==> flow/design.v <==
module b8Xb8_s16( 
  input clk,
  input rst_n, 
  input [7:0] in1_0  ,
  input [7:0] in1_1  ,
  input [7:0] in1_2  ,
  input [7:0] in1_3  ,
  input [7:0] in1_4  ,
  input [7:0] in1_5  ,
  input [7:0] in1_6  ,
  input [7:0] in1_7  ,
  input [7:0] in1_8  ,
  input [7:0] in1_9  ,
  input [7:0] in1_10 ,
  input [7:0] in1_11 ,
  input [7:0] in1_12 ,
  input [7:0] in1_13 ,
  input [7:0] in1_14 ,
  input [7:0] in1_15 ,
  input [7:0] in2_0  ,
  input [7:0] in2_1  ,
  input [7:0] in2_2  ,
  input [7:0] in2_3  ,
  input [7:0] in2_4  ,
  input [7:0] in2_5  ,
  input [7:0] in2_6  ,
  input [7:0] in2_7  ,
  input [7:0] in2_8  ,
  input [7:0] in2_9  ,
  input [7:0] in2_10 ,
  input [7:0] in2_11 ,
  input [7:0] in2_12 ,
  input [7:0] in2_13 ,
  input [7:0] in2_14 ,
  input [7:0] in2_15 ,
  output [11:0] out
  );
  reg [19:0] psum;
  reg [15:0] prod_0  ;
  reg [15:0] prod_1  ;
  reg [15:0] prod_2  ;
  reg [15:0] prod_3  ;
  reg [15:0] prod_4  ;
  reg [15:0] prod_5  ;
  reg [15:0] prod_6  ;
  reg [15:0] prod_7  ;
  reg [15:0] prod_8  ;
  reg [15:0] prod_9  ;
  reg [15:0] prod_10 ;
  reg [15:0] prod_11 ;
  reg [15:0] prod_12 ;
  reg [15:0] prod_13 ;
  reg [15:0] prod_14 ;
  reg [15:0] prod_15 ;
  always @(negedge rst_n or posedge clk) begin
    if (rst_n == 1'b0) begin
      prod_0  <= 16'b0;
      prod_1  <= 16'b0;
      prod_2  <= 16'b0;
      prod_3  <= 16'b0;
      prod_4  <= 16'b0;
      prod_5  <= 16'b0;
      prod_6  <= 16'b0;
      prod_7  <= 16'b0;
      prod_8  <= 16'b0;
      prod_9  <= 16'b0;
      prod_10 <= 16'b0;
      prod_11 <= 16'b0;
      prod_12 <= 16'b0;
      prod_13 <= 16'b0;
      prod_14 <= 16'b0;
      prod_15 <= 16'b0;
      psum <= 20'b0;
    end else begin
      prod_0  <= in1_0  * in2_0  ;
      prod_1  <= in1_1  * in2_1  ;
      prod_2  <= in1_2  * in2_2  ;
      prod_3  <= in1_3  * in2_3  ;
      prod_4  <= in1_4  * in2_4  ;
      prod_5  <= in1_5  * in2_5  ;
      prod_6  <= in1_6  * in2_6  ;
      prod_7  <= in1_7  * in2_7  ;
      prod_8  <= in1_8  * in2_8  ;
      prod_9  <= in1_9  * in2_9  ;
      prod_10 <= in1_10 * in2_10 ;
      prod_11 <= in1_11 * in2_11 ;
      prod_12 <= in1_12 * in2_12 ;
      prod_13 <= in1_13 * in2_13 ;
      prod_14 <= in1_14 * in2_14 ;
      prod_15 <= in1_15 * in2_15 ;
      psum <= prod_0  + prod_1  + prod_2  + prod_3
           + prod_4  + prod_5  + prod_6  + prod_7
           + prod_8  + prod_9  + prod_10 + prod_11
           + prod_12 + prod_13 + prod_14 + prod_15;
    end
  end
  assign out = psum[19:9];
endmodule
# == Reports on b8Xb8_s16 ==
# Tool output for the design above, in the order of the flow.
# Lines are those of the file above, counted from 1.
# Operators carry their Yosys type and port widths (W data, S select, Z words).
# Cell names lack the library's common part.
# Not given: -
# inputs
design,b8Xb8_s16
clock,clk
cell_library,sky130hd
pvt_corner,tt_025C_1v80

# == Elaborated design ==
# Source: Yosys, flattened and elaborated, memories not mapped. Widths are those after wreduce; folded enables and synchronous resets count as part of the registers. Registers that Yosys merges into a memory's read port (data or address) are not register bits. Print and check cells do not count. Equal cells are merged and count once.
# bits
output_inout_bits,12
wordCells,48
ff_bits,276
input_bits,258
# classes
multipliers,16
add_sub_neg,15
# ops
operator,n
$mul A8 B8 Y16,16
$add A20 B16 Y20,11
$add A19 B16 Y20,1
$add A18 B16 Y19,1
$add A17 B16 Y18,1
$add A16 B16 Y17,1

# == Longest topological paths ==
# Longest topological path by Yosys (ltp), each cell counted once; first at word level (registers and memories cut), then after technology mapping (sequential cells cut; the memories' decode and read muxes count).
# logic_depth
word_depth,15
abc_area,1
mapped_depth,23
ltp_nobuf,23

# == After synthesis ==
# Yosys stat after the flow's synthesis: flattened, memories mapped to cells. It holds for the ABC_AREA given above (unset counts as 0); a run with the other value may have another netlist.
# The area totals of this step are shown rounded.
# types
type,n,type_area_um2
fa_1,795,1.59E+04
ha_1,602,7.53E+03
dfrtp_1,267,6.68E+03
inv_1,1710,6.42E+03
nand2_1,1333,5E+03
xor2_1,139,1.22E+03
clkbuf_1,256,960.922
a21oi_1,171,855.821
xnor2_1,56,490.47
nor2_1,122,457.939
nand3_1,75,375.36
o21ai_2,33,289.027
o2111ai_1,25,218.96
o21ai_0,38,190.182
a211oi_1,19,142.637
nand4_1,20,125.12
o21ai_1,25,125.12
nand3b_1,11,82.579
# Not listed: further types 13, cells in them 42.
# synth_totals
cells,5739
ff_cells,267
area_um2,47000
seqArea_um2,6700
n_buf,257

# == Path before layout ==
# Source: OpenSTA report_checks on the synthesized netlist (no wires, ideal clock, input and output delay 20% of the period each), path of least setup slack; recovery checks are left aside. Register names are those of the netlist, which keeps one name where synthesis merged equal registers.
# synth_path
kind,input -> register
start,input in2_14[2]
end,register prod_14[12]
required_time_ps,7375
tclk_ps,7500
setup_slack_ps,2451
driving_pins,15
n_path_buf,1
delay_ps,3550
launch_ps,1500
input_delay_ps,1500
arrival_ps,4925
setup_time_ps,125
period_less_setup_slack_ps,5049
# "delay_ps" = arrival - input delay + setup time.
# "driving_pins" counts driving pins, that of a launching flip-flop among them; a cell with two outputs on the path counts twice.
# "period_less_setup_slack_ps" = period - worst setup slack (recovery checks aside). The figure is calculated, with input and output delays left at 20% of the set period.
# The rows between start and end are the longest chain of elaborated cells between them; the timing report does not say that the signal goes this way. Where chains are equally long, one stands for them.
# Each line given opens the expression or statement behind the cell; cells for indexed reads and writes are added by Yosys, which also makes memories of some case tables.
# synth_via
path_cell_list,clkbuf_1 > nand2_1 > fa_1 > fa_1 > inv_1 > fa_1 > inv_1 > fa_1 > inv_1 > ha_1 > a21oi_1 > o21ai_1 > a21oi_1 > o21ai_2 > xor2_1
elab_chain_cells,1
cells_between,1
cone_lines,1
cone_classes,1 x mul
# synth_lines
element,line_no,rtl
"start, declared",34,"input [7:0] in2_14 ,"
$mul A8 B8 Y16,89,prod_14 <= in1_14 * in2_14 ;
"end, assigned",71,prod_14 <= 16'b0;
"end, assigned",89,
"end, declared",53,reg [15:0] prod_14 ;

# == Worst path after layout ==
# Path of least setup slack in the final report of record 1 (OpenROAD, finished layout, wires in). Where an end is a register, its clock arrival counts in the times.
# The report prints the path's times to 10 ps; the period is as set.
# layout_path
kind,input -> register
start,input in1_15[5]
end,register prod_15[12]
setup_time_ps,160
launch_ps,1500
arrival_ps,5580
required_time_ps,7880
setup_slack_ps,2300
n_path_buf,1
input_delay_ps,1500
driving_pins,15
tclk_ps,7500
# The rows between start and end are the longest chain of elaborated cells between them; the timing report does not say that the signal goes this way. Where chains are equally long, one stands for them.
# layout_via
path_cell_list,clkbuf_1 > nand2_1 > fa_1 > fa_1 > inv_1 > fa_1 > inv_1 > fa_1 > inv_1 > ha_1 > a21oi_1 > o21ai_1 > a21oi_1 > o21ai_2 > xor2_1
elab_chain_cells,1
cells_between,1
cone_lines,1
cone_classes,1 x mul
# layout_lines
element,line_no,rtl
"start, declared",19,"input [7:0] in1_15 ,"
$mul A8 B8 Y16,90,prod_15 <= in1_15 * in2_15 ;
"end, assigned",72,prod_15 <= 16'b0;
"end, assigned",90,
"end, declared",54,reg [15:0] prod_15 ;

Settings and measured results of 3 stored flow runs for module b8Xb8_s16 (sky130hd), not sorted in any way. The constraints put input and output delay at 20% of the set period each and load the outputs with 0.01 pF.
"period_reached_ps" is the run's clock period less its worst setup slack. It is reckoned from that one timing run; input and output delays stay at 20% of the period that was set.
By "timing.worst_path_ps" is meant the share of the clock period that the worst setup path is allowed (20% is reserved at inputs, 20% at outputs), minus its slack. Clock arrival times at its registers enter into it.
"timing.worst_path_ps" is known to 10 ps.
Values from the reports are rounded here.

Record 1, flow files:
==> flow/run.sh <==
#!/bin/bash
# the make line also repeats the synthesis and layout settings of config.mk as NAME=value (left out here)
make -C /OpenROAD-flow-scripts/flow DESIGN_CONFIG=/design/flow/config.mk WORK_HOME=/design/flow/orfs CLKGATE_MAP_FILE= finish
==> flow/config.mk <==
export PLATFORM = sky130hd
export DESIGN_NAME = b8Xb8_s16
export DESIGN_NICKNAME = b8Xb8_s16
export VERILOG_FILES = /design/flow/design.v
export SDC_FILE = /design/flow/constraint.sdc
export NUM_CORES = 4
export LEC_CHECK = 0
export ABC_AREA = 1
export CAP_MARGIN = 40
export CELL_PAD_IN_SITES_GLOBAL_PLACEMENT = 2
export CORE_MARGIN = 2
export CORE_UTILIZATION = 40
export CTS_CLUSTER_SIZE = 68
export GPL_TIMING_DRIVEN = 0
export HOLD_SLACK_MARGIN = 0.02
export SLEW_MARGIN = 25
==> flow/constraint.sdc <==
create_clock -name core_clock -period 7.5 [get_ports {clk}]
set_input_delay 1.5000 -clock core_clock [delete_from_list [all_inputs] [get_ports {clk}]]
set_output_delay 1.5000 -clock core_clock [all_outputs]
set_load 0.01 [all_outputs]

==> results of record 1, as CSV <==
result,value
yosys.chip_area_um2,47000
total_die_area_um2,120000
stdcell_area_um2,51000
finalUtil_pct,43
setup_ws_ps,2300
final_setup_tns_ps,0
period_reached_ps,5200
timing.worst_path_ps,3700
critical_path_kind,"input -> register"

Record 2, flow files:
==> flow/run.sh <==
#!/bin/bash
# the make line also repeats the synthesis and layout settings of config.mk as NAME=value (left out here)
make -C /OpenROAD-flow-scripts/flow DESIGN_CONFIG=/design/flow/config.mk WORK_HOME=/design/flow/orfs CLKGATE_MAP_FILE= finish
==> flow/config.mk <==
export PLATFORM = sky130hd
export DESIGN_NAME = b8Xb8_s16
export DESIGN_NICKNAME = b8Xb8_s16
export VERILOG_FILES = /design/flow/design.v
export SDC_FILE = /design/flow/constraint.sdc
export NUM_CORES = 4
export LEC_CHECK = 0
export CAP_MARGIN = 20
export CORE_MARGIN = 2
export CORE_UTILIZATION = 40
export SLEW_MARGIN = 20
==> flow/constraint.sdc <==
create_clock -name core_clock -period 5.74 [get_ports {clk}]
set_input_delay 1.1480 -clock core_clock [delete_from_list [all_inputs] [get_ports {clk}]]
set_output_delay 1.1480 -clock core_clock [all_outputs]
set_load 0.01 [all_outputs]

==> results of record 2, as CSV <==
result,value
yosys.chip_area_um2,45000
total_die_area_um2,120000
stdcell_area_um2,52000
finalUtil_pct,47
setup_ws_ps,320
final_setup_tns_ps,0
period_reached_ps,5425
timing.worst_path_ps,5420
critical_path_kind,"register -> register"

Record 3, flow files:
==> flow/run.sh <==
#!/bin/bash
# the make line also repeats the synthesis and layout settings of config.mk as NAME=value (left out here)
make -C /OpenROAD-flow-scripts/flow DESIGN_CONFIG=/design/flow/config.mk WORK_HOME=/design/flow/orfs CLKGATE_MAP_FILE= finish
==> flow/config.mk <==
export PLATFORM = sky130hd
export DESIGN_NAME = b8Xb8_s16
export DESIGN_NICKNAME = b8Xb8_s16
export VERILOG_FILES = /design/flow/design.v
export SDC_FILE = /design/flow/constraint.sdc
export NUM_CORES = 4
export LEC_CHECK = 0
export CAP_MARGIN = 20
export CORE_MARGIN = 2
export CORE_UTILIZATION = 69
export GPL_TIMING_DRIVEN = 0
export SLEW_MARGIN = 20
==> flow/constraint.sdc <==
create_clock -name core_clock -period 6.53 [get_ports {clk}]
set_input_delay 1.3060 -clock core_clock [delete_from_list [all_inputs] [get_ports {clk}]]
set_output_delay 1.3060 -clock core_clock [all_outputs]
set_load 0.01 [all_outputs]

==> results of record 3, as CSV <==
result,value
yosys.chip_area_um2,45000
total_die_area_um2,68000
stdcell_area_um2,50000
finalUtil_pct,77
setup_ws_ps,880
final_setup_tns_ps,0
period_reached_ps,5648
timing.worst_path_ps,5650
critical_path_kind,"register -> register"
